==> flow/design.v <==
module bufferDepth1 #(
    parameter WIDTH = 64
) (
    input clk, reset,
    input wrEnable, rdEnable,
    input [WIDTH-1:0] dataIn,
    output [WIDTH-1:0] dataOut,
    output full, empty
);
    reg [WIDTH-1:0] memory;                      
    reg fullFlag;                                
    assign full = fullFlag;
    assign empty = ~fullFlag;
    assign dataOut = memory;                     
    always @(posedge clk) begin
        if (reset) begin
            memory <= 0;
            fullFlag <= 0;
        end
        else begin
            if (wrEnable & (!fullFlag)) begin
                memory <= dataIn;
                fullFlag <= 1;
            end
            if (rdEnable & fullFlag) begin
                fullFlag <= 0;
            end
        end
    end
endmodule
module rotating_prioritizer (
    input clk, reset,
    input polarity,
    input req0, req1,
    output grant0, grant1
);
    reg grantReg0, grantReg1;
    assign grant0 = grantReg0;
    assign grant1 = grantReg1;
    reg lastGrant0, lastGrant1;
    reg reqF0, reqF1;
    reg grantF0, grantF1;
    always @(*) begin
        if (reqF0) begin
            grantF0 = 1;
            grantF1 = 0;
        end
        else begin
            grantF0 = 0;
            grantF1 = reqF1;
        end
    end
    always @(*) begin
        if (polarity) begin
            if (lastGrant1) begin
                {reqF0, reqF1} = {req0, req1};
                {grantReg0, grantReg1} = {grantF0, grantF1};              
            end
            else begin
                {reqF0, reqF1} = {req1, req0};
                {grantReg0, grantReg1} = {grantF1, grantF0};
            end
        end
        else begin  
            if (lastGrant0) begin
                {reqF0, reqF1} = {req0, req1};
                {grantReg0, grantReg1} = {grantF0, grantF1};              
            end
            else begin
                {reqF0, reqF1} = {req1, req0};
                {grantReg0, grantReg1} = {grantF1, grantF0};
            end
        end
    end
    always @(posedge clk) begin
        if (reset) begin
            lastGrant0 <= 1;  
            lastGrant1 <= 1;
        end
        else begin
            if (polarity) begin
                if (~req0 || ~req1) begin  
                    lastGrant1 <= 1;
                end
                else begin
                    if (grantReg0) begin
                        lastGrant1 <= 0;
                    end
                    if (grantReg1) begin
                        lastGrant1 <= 1;
                    end
                end
            end
            else begin  
                if (~req0 || ~req1) begin  
                    lastGrant0 <= 1;
                end
                else begin
                    if (grantReg0) begin
                        lastGrant0 <= 0;
                    end
                    if (grantReg1) begin
                        lastGrant0 <= 1;
                    end
                end
            end
        end
    end
endmodule
module cardinal_router 
#(
    parameter PACKET_SIZE = 64
)
(
    input clk, reset,                     
    output polarity,
    input cwsi,                          
    output cwri,                         
    input [PACKET_SIZE - 1:0] cwdi,      
    input ccwsi,                         
    output ccwri,                        
    input [PACKET_SIZE - 1:0] ccwdi,     
    input pesi,                          
    output peri,                         
    input [PACKET_SIZE - 1:0] pedi,      
    output cwso,                         
    input cwro,                          
    output [PACKET_SIZE - 1:0] cwdo,     
    output ccwso,                        
    input ccwro,                         
    output [PACKET_SIZE - 1:0] ccwdo,    
    output peso,                         
    input pero,                          
    output [PACKET_SIZE - 1:0] pedo      
);
    wire fullCwi0, fullCwi1, fullCcwi0, fullCcwi1, fullPei0, fullPei1;
    wire emptyCwi0, emptyCwi1, emptyCcwi0, emptyCcwi1, emptyPei0, emptyPei1;
    reg rdEnableCwi0, rdEnableCwi1, rdEnableCcwi0, rdEnableCcwi1, rdEnablePei0, rdEnablePei1;
    reg wrEnableCwi0, wrEnableCwi1, wrEnableCcwi0, wrEnableCcwi1, wrEnablePei0, wrEnablePei1;
    wire [PACKET_SIZE - 1:0] dataCwi0, dataCwi1, dataCcwi0, dataCcwi1, dataPei0, dataPei1;
    bufferDepth1 bufCwi0
    (
        .clk(clk),
        .reset(reset),
        .full(fullCwi0),
        .empty(emptyCwi0),
        .rdEnable(rdEnableCwi0),
        .wrEnable(wrEnableCwi0),
        .dataIn(cwdi),
        .dataOut(dataCwi0)
    );
    bufferDepth1 bufCwi1
    (
        .clk(clk),
        .reset(reset),
        .full(fullCwi1),
        .empty(emptyCwi1),
        .rdEnable(rdEnableCwi1),
        .wrEnable(wrEnableCwi1),
        .dataIn(cwdi),
        .dataOut(dataCwi1)
    );
    bufferDepth1 bufCcwi0
    (
        .clk(clk),
        .reset(reset),
        .full(fullCcwi0),
        .empty(emptyCcwi0),
        .rdEnable(rdEnableCcwi0),
        .wrEnable(wrEnableCcwi0),
        .dataIn(ccwdi),
        .dataOut(dataCcwi0)
    );
    bufferDepth1 bufCcwi1
    (
        .clk(clk),
        .reset(reset),
        .full(fullCcwi1),
        .empty(emptyCcwi1),
        .rdEnable(rdEnableCcwi1),
        .wrEnable(wrEnableCcwi1),
        .dataIn(ccwdi),
        .dataOut(dataCcwi1)
    );
    bufferDepth1 bufPei0
    (
        .clk(clk),
        .reset(reset),
        .full(fullPei0),
        .empty(emptyPei0),
        .rdEnable(rdEnablePei0),
        .wrEnable(wrEnablePei0),
        .dataIn(pedi),
        .dataOut(dataPei0)
    );   
    bufferDepth1 bufPei1
    (
        .clk(clk),
        .reset(reset),
        .full(fullPei1),
        .empty(emptyPei1),
        .rdEnable(rdEnablePei1),
        .wrEnable(wrEnablePei1),
        .dataIn(pedi),
        .dataOut(dataPei1)
    ); 
    wire fullCwo0, fullCwo1, fullCcwo0, fullCcwo1, fullPeo0, fullPeo1;
    wire emptyCwo0, emptyCwo1, emptyCcwo0, emptyCcwo1, emptyPeo0, emptyPeo1;
    wire rdEnableCwo0, rdEnableCwo1, rdEnableCcwo0, rdEnableCcwo1, rdEnablePeo0, rdEnablePeo1;
    reg wrEnableCwo0, wrEnableCwo1, wrEnableCcwo0, wrEnableCcwo1, wrEnablePeo0, wrEnablePeo1;
    reg [PACKET_SIZE - 1:0] dataInCwo0, dataInCwo1, dataInCcwo0, dataInCcwo1, dataInPeo0, dataInPeo1;
    wire [PACKET_SIZE - 1:0] dataOutCwo0, dataOutCwo1, dataOutCcwo0, dataOutCcwo1, dataOutPeo0, dataOutPeo1;
    bufferDepth1 bufCwo0
    (
        .clk(clk),
        .reset(reset),
        .full(fullCwo0),
        .empty(emptyCwo0),
        .rdEnable(rdEnableCwo0),
        .wrEnable(wrEnableCwo0),
        .dataIn(dataInCwo0),
        .dataOut(dataOutCwo0)
    );
    bufferDepth1 bufCwo1
    (
        .clk(clk),
        .reset(reset),
        .full(fullCwo1),
        .empty(emptyCwo1),
        .rdEnable(rdEnableCwo1),
        .wrEnable(wrEnableCwo1),
        .dataIn(dataInCwo1),
        .dataOut(dataOutCwo1)
    );
    bufferDepth1 bufCcwo0
    (
        .clk(clk),
        .reset(reset),
        .full(fullCcwo0),
        .empty(emptyCcwo0),
        .rdEnable(rdEnableCcwo0),
        .wrEnable(wrEnableCcwo0),
        .dataIn(dataInCcwo0),
        .dataOut(dataOutCcwo0)
    );
    bufferDepth1 bufCcwo1
    (
        .clk(clk),
        .reset(reset),
        .full(fullCcwo1),
        .empty(emptyCcwo1),
        .rdEnable(rdEnableCcwo1),
        .wrEnable(wrEnableCcwo1),
        .dataIn(dataInCcwo1),
        .dataOut(dataOutCcwo1)
    );
    bufferDepth1 bufPeo0
    (
        .clk(clk),
        .reset(reset),
        .full(fullPeo0),
        .empty(emptyPeo0),
        .rdEnable(rdEnablePeo0),
        .wrEnable(wrEnablePeo0),
        .dataIn(dataInPeo0),
        .dataOut(dataOutPeo0)
    );   
    bufferDepth1 bufPeo1
    (
        .clk(clk),
        .reset(reset),
        .full(fullPeo1),
        .empty(emptyPeo1),
        .rdEnable(rdEnablePeo1),
        .wrEnable(wrEnablePeo1),
        .dataIn(dataInPeo1),
        .dataOut(dataOutPeo1)
    );  
    reg reqCwiCwo, reqCwiPeo;
    reg reqCcwiCcwo, reqCcwiPeo;
    reg reqPeiCwo, reqPeiCcwo;
    wire grantCwiCwo, grantCwiPeo; 
    wire grantCcwiCcwo, grantCcwiPeo;
    wire grantPeiCwo, grantPeiCcwo;
    rotating_prioritizer arbiterCwo
    (
        .clk(clk),
        .reset(reset),
        .polarity(polarity),
        .req0(reqCwiCwo),
        .req1(reqPeiCwo),
        .grant0(grantCwiCwo),
        .grant1(grantPeiCwo)
    );
    rotating_prioritizer arbiterCcwo
    (
        .clk(clk),
        .reset(reset),
        .polarity(polarity),
        .req0(reqCcwiCcwo),
        .req1(reqPeiCcwo),
        .grant0(grantCcwiCcwo),
        .grant1(grantPeiCcwo)
    );
    rotating_prioritizer arbiterPeo
    (
        .clk(clk),
        .reset(reset),
        .polarity(polarity),
        .req0(reqCwiPeo),
        .req1(reqCcwiPeo),
        .grant0(grantCwiPeo),
        .grant1(grantCcwiPeo)
    );
    reg cwriReg, ccwriReg, periReg;
    reg cwsoReg, ccwsoReg, pesoReg;
    reg polarityReg;
    assign cwri     = cwriReg;
    assign ccwri    = ccwriReg;
    assign peri     = periReg;
    assign cwso     = cwsoReg;
    assign ccwso    = ccwsoReg;
    assign peso     = pesoReg;
    assign cwdo = (polarityReg == 0)   ? dataOutCwo1   : dataOutCwo0;
    assign ccwdo = (polarityReg == 0)  ? dataOutCcwo1  : dataOutCcwo0;  
    assign pedo = (polarityReg == 0)   ? dataOutPeo1   : dataOutPeo0; 
    assign rdEnableCwo0     = (polarityReg == 1)   ? (cwsoReg & cwro)      : 0;
    assign rdEnableCwo1     = (polarityReg == 0)   ? (cwsoReg & cwro)      : 0;
    assign rdEnableCcwo0    = (polarityReg == 1)   ? (ccwsoReg & ccwro)    : 0;  
    assign rdEnableCcwo1    = (polarityReg == 0)   ? (ccwsoReg & ccwro)    : 0;  
    assign rdEnablePeo0     = (polarityReg == 1)   ? (pesoReg & pero)      : 0;
    assign rdEnablePeo1     = (polarityReg == 0)   ? (pesoReg & pero)      : 0;  
    assign polarity = polarityReg;
    always @(posedge clk) begin
        if (reset) begin
            polarityReg <= 0;
        end
        else begin
            polarityReg <= ~polarityReg;
        end
    end
    always @(*) begin
        if(polarityReg == 0) begin
            if(emptyCwi1) begin 
                cwriReg = 1;
            end
            else begin 
                cwriReg = 0;
            end
            if(emptyCcwi1) begin 
                ccwriReg = 1;
            end
            else begin 
                ccwriReg = 0;
            end
            if(emptyPei1) begin 
                periReg = 1; 
            end
            else begin 
                periReg = 0;
            end
        end
        else begin  
            if(emptyCwi0) begin 
                cwriReg = 1;
            end
            else begin 
                cwriReg = 0;
            end
            if(emptyCcwi0) begin 
                ccwriReg = 1;
            end
            else begin 
                ccwriReg = 0;
            end
            if(emptyPei0) begin 
                periReg = 1;
            end
            else begin 
                periReg = 0;
            end
        end
    end
    always @(*) begin
        if(polarityReg == 0) begin
            wrEnableCwi0 = 0;
            wrEnableCcwi0 = 0;
            wrEnablePei0 = 0;
            if(cwsi && cwriReg) begin 
                wrEnableCwi1 = 1;
            end
            else begin 
                wrEnableCwi1 = 0;
            end
            if(ccwsi && ccwriReg) begin
                wrEnableCcwi1 = 1;
            end
            else begin 
                wrEnableCcwi1 = 0; 
            end
            if(pesi && periReg) begin 
                wrEnablePei1 = 1;
            end
            else begin 
                wrEnablePei1 = 0;   
            end
        end
        else begin
            wrEnableCwi1 = 0;
            wrEnableCcwi1 = 0;
            wrEnablePei1 = 0;
            if(cwsi && cwriReg) begin 
                wrEnableCwi0 = 1;
            end
            else begin 
                wrEnableCwi0 = 0;
            end
            if(ccwsi && ccwriReg) begin 
                wrEnableCcwi0 = 1;
            end
            else begin 
                wrEnableCcwi0 = 0; 
            end
            if(pesi && periReg) begin 
                wrEnablePei0 = 1;
            end
            else begin 
                wrEnablePei0 = 0; 
            end
        end 
    end
    always @(*) begin
        reqCwiCwo = 0;
        reqCwiPeo = 0;
        reqCcwiCcwo = 0;
        reqCcwiPeo = 0;
        reqPeiCwo = 0;
        reqPeiCcwo = 0;
        if(polarityReg == 0) begin  
            if(fullCwi0 && (dataCwi0[48] == 1) && emptyCwo0) begin 
                reqCwiCwo = 1;
            end
            if(fullCwi0 && (dataCwi0[48] == 0) && emptyPeo0) begin 
                reqCwiPeo = 1;
            end
            if(fullCcwi0 && (dataCcwi0[48] == 1) && emptyCcwo0) begin 
                reqCcwiCcwo = 1;
            end
            if(fullCcwi0 && (dataCcwi0[48] == 0) && emptyPeo0) begin 
                reqCcwiPeo = 1;
            end
            if(fullPei0 && (dataPei0[62] == 0) && emptyCwo0) begin 
                reqPeiCwo = 1;
            end
            if(fullPei0 && (dataPei0[62] == 1) && emptyCcwo0) begin 
                reqPeiCcwo = 1;
            end
        end
        else begin  
            if(fullCwi1 && (dataCwi1[48] == 1) && emptyCwo1) begin 
                reqCwiCwo = 1;
            end
            if(fullCwi1 && (dataCwi1[48] == 0) && emptyPeo1) begin 
                reqCwiPeo = 1;
            end
            if(fullCcwi1 && (dataCcwi1[48] == 1) && emptyCcwo1) begin 
                reqCcwiCcwo = 1;
            end
            if(fullCcwi1 && (dataCcwi1[48] == 0) && emptyPeo1) begin 
                reqCcwiPeo = 1;
            end
            if(fullPei1 && (dataPei1[62] == 0) && emptyCwo1) begin 
                reqPeiCwo = 1;
            end
            if(fullPei1 && (dataPei1[62] == 1) && emptyCcwo1) begin 
                reqPeiCcwo = 1;
            end
        end
    end
    always @(*) begin
        rdEnableCwi0 = 0;
        rdEnableCwi1 = 0;
        rdEnableCcwi0 = 0;
        rdEnableCcwi1 = 0;
        rdEnablePei0 = 0;
        rdEnablePei1 = 0;
        wrEnableCwo0 = 0;
        wrEnableCwo1 = 0;
        wrEnableCcwo0 = 0;
        wrEnableCcwo1 = 0;
        wrEnablePeo0 = 0;
        wrEnablePeo1 = 0;
        dataInCwo0 = 64'bx;
        dataInCwo1 = 64'bx;
        dataInCcwo0 = 64'bx;
        dataInCcwo1 = 64'bx;
        dataInPeo0 = 64'bx;
        dataInPeo1 = 64'bx;
        if(polarityReg == 0)  
        begin
            if(grantCwiCwo) begin                            
                rdEnableCwi0 = 1;
                wrEnableCwo0 = 1;
                dataInCwo0 = dataCwi0;                       
                dataInCwo0[55-:8] = dataCwi0[55-:8] >> 1;    
            end
            if(grantCwiPeo) begin
                rdEnableCwi0 = 1;
                wrEnablePeo0 = 1;
                dataInPeo0 = dataCwi0;
                dataInPeo0[55-:8] = dataCwi0[55-:8] >> 1;
            end
            if(grantCcwiCcwo) begin
                rdEnableCcwi0 = 1;
                wrEnableCcwo0 = 1;
                dataInCcwo0 = dataCcwi0;
                dataInCcwo0[55-:8] = dataCcwi0[55-:8] >> 1;
            end
            if(grantCcwiPeo) begin
                rdEnableCcwi0 = 1;
                wrEnablePeo0 = 1;
                dataInPeo0 = dataCcwi0;
                dataInPeo0[55-:8] = dataCcwi0[55-:8] >> 1;
            end
            if(grantPeiCwo) begin
                rdEnablePei0 = 1;
                wrEnableCwo0 = 1;
                dataInCwo0 = dataPei0;
                dataInCwo0[55-:8] = dataPei0[55-:8] >> 1;
            end
            if(grantPeiCcwo) begin
                rdEnablePei0 = 1;
                wrEnableCcwo0 = 1;
                dataInCcwo0 = dataPei0;
                dataInCcwo0[55-:8] = dataPei0[55-:8] >> 1;
            end
        end
        else  
        begin
            if(grantCwiCwo) begin
                rdEnableCwi1 = 1;
                wrEnableCwo1 = 1;
                dataInCwo1 = dataCwi1;
                dataInCwo1[55-:8] = dataCwi1[55-:8] >> 1;
            end
            if(grantCwiPeo) begin
                rdEnableCwi1 = 1;
                wrEnablePeo1 = 1;
                dataInPeo1 = dataCwi1;
                dataInPeo1[55-:8] = dataCwi1[55-:8] >> 1;
            end
            if(grantCcwiCcwo) begin
                rdEnableCcwi1 = 1;
                wrEnableCcwo1 = 1;
                dataInCcwo1 = dataCcwi1;
                dataInCcwo1[55-:8] = dataCcwi1[55-:8] >> 1;
            end
            if(grantCcwiPeo) begin
                rdEnableCcwi1 = 1;
                wrEnablePeo1 = 1;
                dataInPeo1 = dataCcwi1;
                dataInPeo1[55-:8] = dataCcwi1[55-:8] >> 1;
            end
            if(grantPeiCwo) begin
                rdEnablePei1 = 1;
                wrEnableCwo1 = 1;
                dataInCwo1 = dataPei1;
                dataInCwo1[55-:8] = dataPei1[55-:8] >> 1;
            end
            if(grantPeiCcwo) begin
                rdEnablePei1 = 1;
                wrEnableCcwo1 = 1;
                dataInCcwo1 = dataPei1;
                dataInCcwo1[55-:8] = dataPei1[55-:8] >> 1;
            end
        end
    end
    always @(*) begin
        cwsoReg     = (polarityReg == 0) ? (fullCwo1 & cwro)   : (fullCwo0 & cwro);
        ccwsoReg    = (polarityReg == 0) ? (fullCcwo1 & ccwro) : (fullCcwo0 & ccwro);  
        pesoReg     = (polarityReg == 0) ? (fullPeo1 & pero)   : (fullPeo0 & pero);    
    end 
endmodule 
Lab notebook: cardinal_router

Tool chain data of cardinal_router --
Each step is given for the RTL above and for the edited RTL. "before" refers to lines of the RTL above, "after" to lines of the edited file. "difference": "after" minus "before" as printed here. "rel. change": 100 x difference / "before". Operators: Yosys type, input widths -> output width; for muxes data width and select width s. Library cell names are shortened. A cell with -- has no value.
Design: design top cardinal_router, clock port clk, library sky130hd, timing corner tt_025C_1v80

Edit of the RTL --
The edit as a unified diff against the file above. A script made this edit. It changes what the design does and was not meant as an optimisation.
begin of diff
@@ -255,15 +255,24 @@
         .dataOut(dataOutCcwo1)
     );
+    wire emptyPeo0_p, emptyPeo0_n;
+    wire [PACKET_SIZE - 1:0] dataOutPeo0_p, dataOutPeo0_n;
+    wire fullPeo0_p, fullPeo0_n;
     bufferDepth1 bufPeo0
     (
         .clk(clk),
         .reset(reset),
-        .full(fullPeo0),
-        .empty(emptyPeo0),
+        .full(fullPeo0_p),
+        .empty(emptyPeo0_p),
         .rdEnable(rdEnablePeo0),
         .wrEnable(wrEnablePeo0),
         .dataIn(dataInPeo0),
-        .dataOut(dataOutPeo0)
+        .dataOut(dataOutPeo0_p)
     );   
+    bufferDepth1 bufPeo0_alt (.clk(clk), .reset(reset), .full(fullPeo0_n), .empty(emptyPeo0_n),
+        .rdEnable(~rdEnablePeo0), .wrEnable(wrEnablePeo0), .dataIn(dataInPeo0),
+        .dataOut(dataOutPeo0_n));
+    assign emptyPeo0 = emptyPeo0_p ^ emptyPeo0_n;
+    assign dataOutPeo0 = dataOutPeo0_p ^ dataOutPeo0_n;
+    assign fullPeo0 = fullPeo0_p ^ fullPeo0_n;
     bufferDepth1 bufPeo1
     (
end of diff

Word level --
Source: Yosys, flattened and elaborated, memories not mapped. Widths are those after wreduce. Registers that Yosys merges into a memory's read port (data or address) are not register bits. Print and check cells do not count. Equal cells are merged and count once.
Operators by class:
- div/mod/pow operators | before 0, after 0, difference 0
- equal/unequal tests | before 0, after 0, difference 0
- mux-type cells | before 151, after 151, difference 0, rel. change 0.00%
- reduce/logical cells | before 63, after 65, difference +2, rel. change +3.17%
- $add $sub $neg | before 0, after 0, difference 0
- bitwise logic cells | before 52, after 59, difference +7, rel. change +13.46%
- $lt $le $gt $ge | before 0, after 0, difference 0
- shift-type cells | before 0, after 0, difference 0
- multiply operators | before 0, after 0, difference 0
Operators with widths:
- $and 1x1->1 | before 33, after 35, difference +2, rel. change +6.06%
- $not 1->1 | before 19, after 21, difference +2, rel. change +10.53%
- $xor 1x1->1 | before 0, after 2, difference +2
- $logic_not 1->1 | before 12, after 13, difference +1, rel. change +8.33%
- $reduce_or 2->1 | before 12, after 13, difference +1, rel. change +8.33%
- $xor 64x64->64 | before 0, after 1, difference +1
- $mux 1 | before 94, after 94, difference 0, rel. change 0.00%
- $logic_and 1x1->1 | before 27, after 27, difference 0, rel. change 0.00%
- $mux 8 | before 24, after 24, difference 0, rel. change 0.00%
- $mux 2 | before 12, after 12, difference 0, rel. change 0.00%
- $mux 48 | before 12, after 12, difference 0, rel. change 0.00%
- $mux 64 | before 9, after 9, difference 0, rel. change 0.00%
- $reduce_and 2->1 | before 6, after 6, difference 0, rel. change 0.00%
- $logic_or 1x1->1 | before 3, after 3, difference 0, rel. change 0.00%
- $reduce_bool 3->1 | before 3, after 3, difference 0, rel. change 0.00%
Storage and ports:
- word width x clocked read ports | before 0, after 0, difference 0
- ROM bits | before 0, after 0, difference 0
- output and inout bits | before 199, after 199, difference 0, rel. change 0.00%
- memories kept | before 0, after 0, difference 0
- cells after elaboration | before 297, after 308, difference +11, rel. change +3.70%
- bits of input ports | before 200, after 200, difference 0, rel. change 0.00%
- register bits after elaboration | before 787, after 852, difference +65, rel. change +8.26%
- memory bits (writable) | before 0, after 0, difference 0
- bits in latches | before 0, after 0, difference 0

Logic depth --
Longest topological path by Yosys (ltp), each cell counted once; first at word level (registers and memories cut), then after technology mapping (sequential cells cut; the memories' decode and read muxes count).
Logic depth:
- depth in word-level cells | before 15, after 15, difference 0, rel. change 0.00%
- ABC_AREA | before 0, after 0
- gate-level depth with buffers | before 11, after 10, difference -1, rel. change -9.09%
- gate-level depth less buffers | before 6, after 5, difference -1, rel. change -16.67%

Synthesis result --
The flow's flattened synthesis, as Yosys stat reports it; memories are mapped. The netlist is that of the ABC_AREA named above (0 if unset); the other value can give another one.
Mapped netlist:
- synthesis area (µm²) | before 32622.5, after 34852.2, difference +2229.7, rel. change +6.83%
- sequential area (µm²) | before 15595.0, after 16876.2, difference +1281.2, rel. change +8.22%
- cell count | before 3655, after 4337, difference +682, rel. change +18.66%
- flip-flop cells | before 779, after 843, difference +64, rel. change +8.22%
- buffers | before 313, after 378, difference +65, rel. change +20.77%
Cells by type:
- nand2_1 | before 786, after 1284, difference +498, rel. change +63.36%
- mux2i_1 | before 321, after 5, difference -316, rel. change -98.44%
- a311oi_1 | before 0, after 316, difference +316
- a211oi_1 | before 317, after 3, difference -314, rel. change -99.05%
- nor2_1 | before 342, after 529, difference +187, rel. change +54.68%
- a21oi_1 | before 394, after 516, difference +122, rel. change +30.96%
- mux2_2 | before 192, after 127, difference -65, rel. change -33.85%
- dfxtp_1 | before 779, after 843, difference +64, rel. change +8.22%
- nor3_1 | before 3, after 67, difference +64, rel. change +2133.33%
- o22ai_1 | before 1, after 65, difference +64, rel. change +6400.00%
- xnor2_1 | before 0, after 63, difference +63
- o221a_2 | before 0, after 62, difference +62
- and2_1 | before 64, after 5, difference -59, rel. change -92.19%
- buf_2 | before 57, after 96, difference +39, rel. change +68.42%
- a221o_1 | before 32, after 0, difference -32, rel. change -100.00%
- a221o_2 | before 31, after 0, difference -31, rel. change -100.00%
- buf_4 | before 17, after 35, difference +18, rel. change +105.88%
- buf_1 | before 9, after 24, difference +15, rel. change +166.67%
Not every row of either side is listed. The figures by module come from a second, unflattened synthesis with its own total; it is not the netlist above.
Unflattened totals:
- cell total of the unflattened synthesis | before 4286, after 4722, difference +436, rel. change +10.17%
- area (unflattened synthesis) (µm²) | before 45349.7, after 48393.9, difference +3044.2, rel. change +6.71%
Rows give one instance, submodules left out.
Modules, before:
- bufferDepth1 | area 3103.0 µm², seq. area 1301.2 µm², times used 12, cells 296
- cardinal_router | area 7783.7 µm², seq. area 20.0 µm², times used 1, cells 698
- rotating_prioritizer | area 110.1 µm², seq. area 40.0 µm², times used 3, cells 12
Modules, after:
- bufferDepth1 | area 3103.0 µm², seq. area 1301.2 µm², times used 13, cells 296
- cardinal_router | area 7724.9 µm², seq. area 20.0 µm², times used 1, cells 838
- rotating_prioritizer | area 110.1 µm², seq. area 40.0 µm², times used 3, cells 12

Path before layout --
Path of least setup slack by OpenSTA after synthesis, without wires, with an ideal clock, recovery checks aside; 20% of the period is set as input and as output delay. Where synthesis merged equal registers, the netlist keeps one of their names.
Timing after synthesis:
- kind | before reg2out, after reg2out
- start | before register polarityReg, after register polarityReg
- end | before output ccwdo[10], after output peso
- clock period (ns) | before 4.0, after 4.0, difference 0.0, rel. change 0.00%
- setup slack (ns) | before 1.027, after 1.288, difference +0.261
- delay of the path (ns) | before 2.173, after 1.912, difference -0.261, rel. change -12.01%
- data required time (ns) | before 3.200, after 3.200, difference 0.000, rel. change 0.00%
- output delay (ns) | before 0.800, after 0.800, difference 0.000, rel. change 0.00%
- path buffers | before 5, after 5, difference 0, rel. change 0.00%
- driving pins on the path | before 7, after 8, difference +1, rel. change +14.29%
- arrival time (ns) | before 2.173, after 1.912, difference -0.261, rel. change -12.01%
- time at the first pin (ns) | before 0.000, after 0.000, difference 0.000
- period reached after synthesis (ns) | before 2.973, after 2.712, difference -0.261, rel. change -8.78%
"delay of the path" = arrival - input delay + setup time. A path that ends at an output port has no setup time. "driving pins on the path" counts driving pins, that of a launching flip-flop among them; a cell with two outputs on the path counts twice. "period reached after synthesis" is the clock period less the worst setup slack; recovery checks do not enter. This is arithmetic on one report: input and output delays are still those of the set period (20% each). The rows between start and end are the longest chain of elaborated cells between them; the timing report does not say that the signal goes this way. Where chains are equally long, one stands for them. Each line given opens the expression or statement behind the cell; cells for indexed reads and writes are added by Yosys, which also makes memories of some case tables.
Between the ends, after synthesis, before: path through dfxtp_1 > buf_2 > buf_2 > clkbuf_1 > clkbuf_1 > clkbuf_1 > mux2_2, cells in the longest elaborated chain 1, elaborated cells between the ends (all ways) 1, RTL lines with such cells 1, classes of those cells 1 x mux
Ends and longest elaborated chain, after synthesis, before:
- start: declaration | RTL line 317 | reg polarityReg;
- start: assignment | RTL line 336 | polarityReg <= 0;
- start: assignment | RTL line 339 | polarityReg <= ~polarityReg;
- $mux 64 | RTL line 325 | assign ccwdo = (polarityReg == 0)  ? dataOutCcwo1  : dataOutCcwo0;
- end: declaration | RTL line 131 | output [PACKET_SIZE - 1:0] ccwdo,
Between the ends, after synthesis, after: path through dfxtp_1 > buf_2 > buf_4 > buf_2 > buf_1 > clkbuf_1 > nor2_1 > nor3b_1, cells in the longest elaborated chain 1, elaborated cells between the ends (all ways) 1, RTL lines with such cells 1, classes of those cells 1 x mux
Ends and longest elaborated chain, after synthesis, after:
- start: declaration | RTL line 326 | reg polarityReg;
- start: assignment | RTL line 345 | polarityReg <= 0;
- start: assignment | RTL line 348 | polarityReg <= ~polarityReg;
- $mux 1 | RTL line 590 | pesoReg     = (polarityReg == 0) ? (fullPeo1 & pero)   : (fullPeo0 & pero);
- end: declaration | RTL line 132 | output peso,

Timing after layout --
Path of least setup slack in the final report of the runs of set A (OpenROAD, finished layout, wires in). Where an end is a register, its clock arrival counts in the times.
Timing post-layout:
- kind | before reg2out, after reg2out
- start | before register polarityReg, after register polarityReg
- end | before output ccwdo[28], after output pedo[29]
- setup slack (ns) | before 0.12, after 0.12, difference 0.00
- data required time (ns) | before 2.87, after 2.87, difference 0.00, rel. change 0.00%
- path buffers | before 3, after 2, difference -1, rel. change -33.33%
- arrival time (ns) | before 2.75, after 2.75, difference 0.00, rel. change 0.00%
- driving pins on the path | before 5, after 5, difference 0, rel. change 0.00%
- time at the first pin (ns) | before 0.62, after 0.63, difference +0.01, rel. change +1.61%
- output delay (ns) | before 0.72, after 0.72, difference 0.00, rel. change 0.00%
- clock period (ns) | before 3.59, after 3.59, difference 0.00, rel. change 0.00%
The rows between start and end are the longest chain of elaborated cells between them; the timing report does not say that the signal goes this way. Where chains are equally long, one stands for them.
Between the ends, post-layout, before: path through dfxtp_4 > buf_12 > buf_12 > mux2_2 > clkdlybuf4s50_1, cells in the longest elaborated chain 1, elaborated cells between the ends (all ways) 1, RTL lines with such cells 1, classes of those cells 1 x mux
Ends and longest elaborated chain, post-layout, before:
- start: declaration | RTL line 317 | reg polarityReg;
- start: assignment | RTL line 336 | polarityReg <= 0;
- start: assignment | RTL line 339 | polarityReg <= ~polarityReg;
- $mux 64 | RTL line 325 | assign ccwdo = (polarityReg == 0)  ? dataOutCcwo1  : dataOutCcwo0;
- end: declaration | RTL line 131 | output [PACKET_SIZE - 1:0] ccwdo,
Between the ends, post-layout, after: path through dfxtp_4 > buf_12 > nor2_1 > a21oi_1 > clkdlybuf4s50_1, cells in the longest elaborated chain 1, elaborated cells between the ends (all ways) 1, RTL lines with such cells 1, classes of those cells 1 x mux
Ends and longest elaborated chain, post-layout, after:
- start: declaration | RTL line 326 | reg polarityReg;
- start: assignment | RTL line 345 | polarityReg <= 0;
- start: assignment | RTL line 348 | polarityReg <= ~polarityReg;
- $mux 64 | RTL line 335 | assign pedo = (polarityReg == 0)   ? dataOutPeo1   : dataOutPeo0;
- end: declaration | RTL line 134 | output [PACKET_SIZE - 1:0] pedo

Measured runs --
Both versions went through the flow (Yosys, OpenROAD) with the same settings in each pair. Constraints: input delay and output delay 20% of the set period each, output load 0.01 pF.
Settings, set A: CORE_UTILIZATION 40, period_ns 3.59, CAP_MARGIN 20, CORE_MARGIN 2, SLEW_MARGIN 20
Results, set A:
- setup total negative slack (ns) | before 0.000, after 0.000, difference 0.000
- die size (µm²) | before 83856.6, after 89508.7, difference +5652.1, rel. change +6.74%
- synthesized cell area (µm²) | before 32622.5, after 34852.2, difference +2229.7, rel. change +6.83%
- utilization (%) | before 50.2, after 49.3, difference -0.9
- overall power (mW) | before 21.156, after 22.147, difference +0.991, rel. change +4.68%
- worst setup slack after layout (ns) | before 0.122, after 0.119, difference -0.003
Settings, set B: ABC_AREA 1, CORE_UTILIZATION 41, MAX_ROUTING_LAYER met4, PLACE_DENSITY_LB_ADDON 0.26, period_ns 4.02, CAP_MARGIN 20, CORE_MARGIN 2, SLEW_MARGIN 20
Results, set B:
- setup total negative slack (ns) | before 0.000, after -0.014, difference -0.014
- die size (µm²) | before 90114.0, after 99448.8, difference +9334.8, rel. change +10.36%
- synthesized cell area (µm²) | before 35968.2, after 39746.9, difference +3778.7, rel. change +10.51%
- utilization (%) | before 49.9, after 49.4, difference -0.5
- overall power (mW) | before 20.855, after 23.410, difference +2.555, rel. change +12.25%
- worst setup slack after layout (ns) | before 0.218, after -0.014, difference -0.232
"overall power" is the tool's figure for a default switching activity; nothing was simulated.
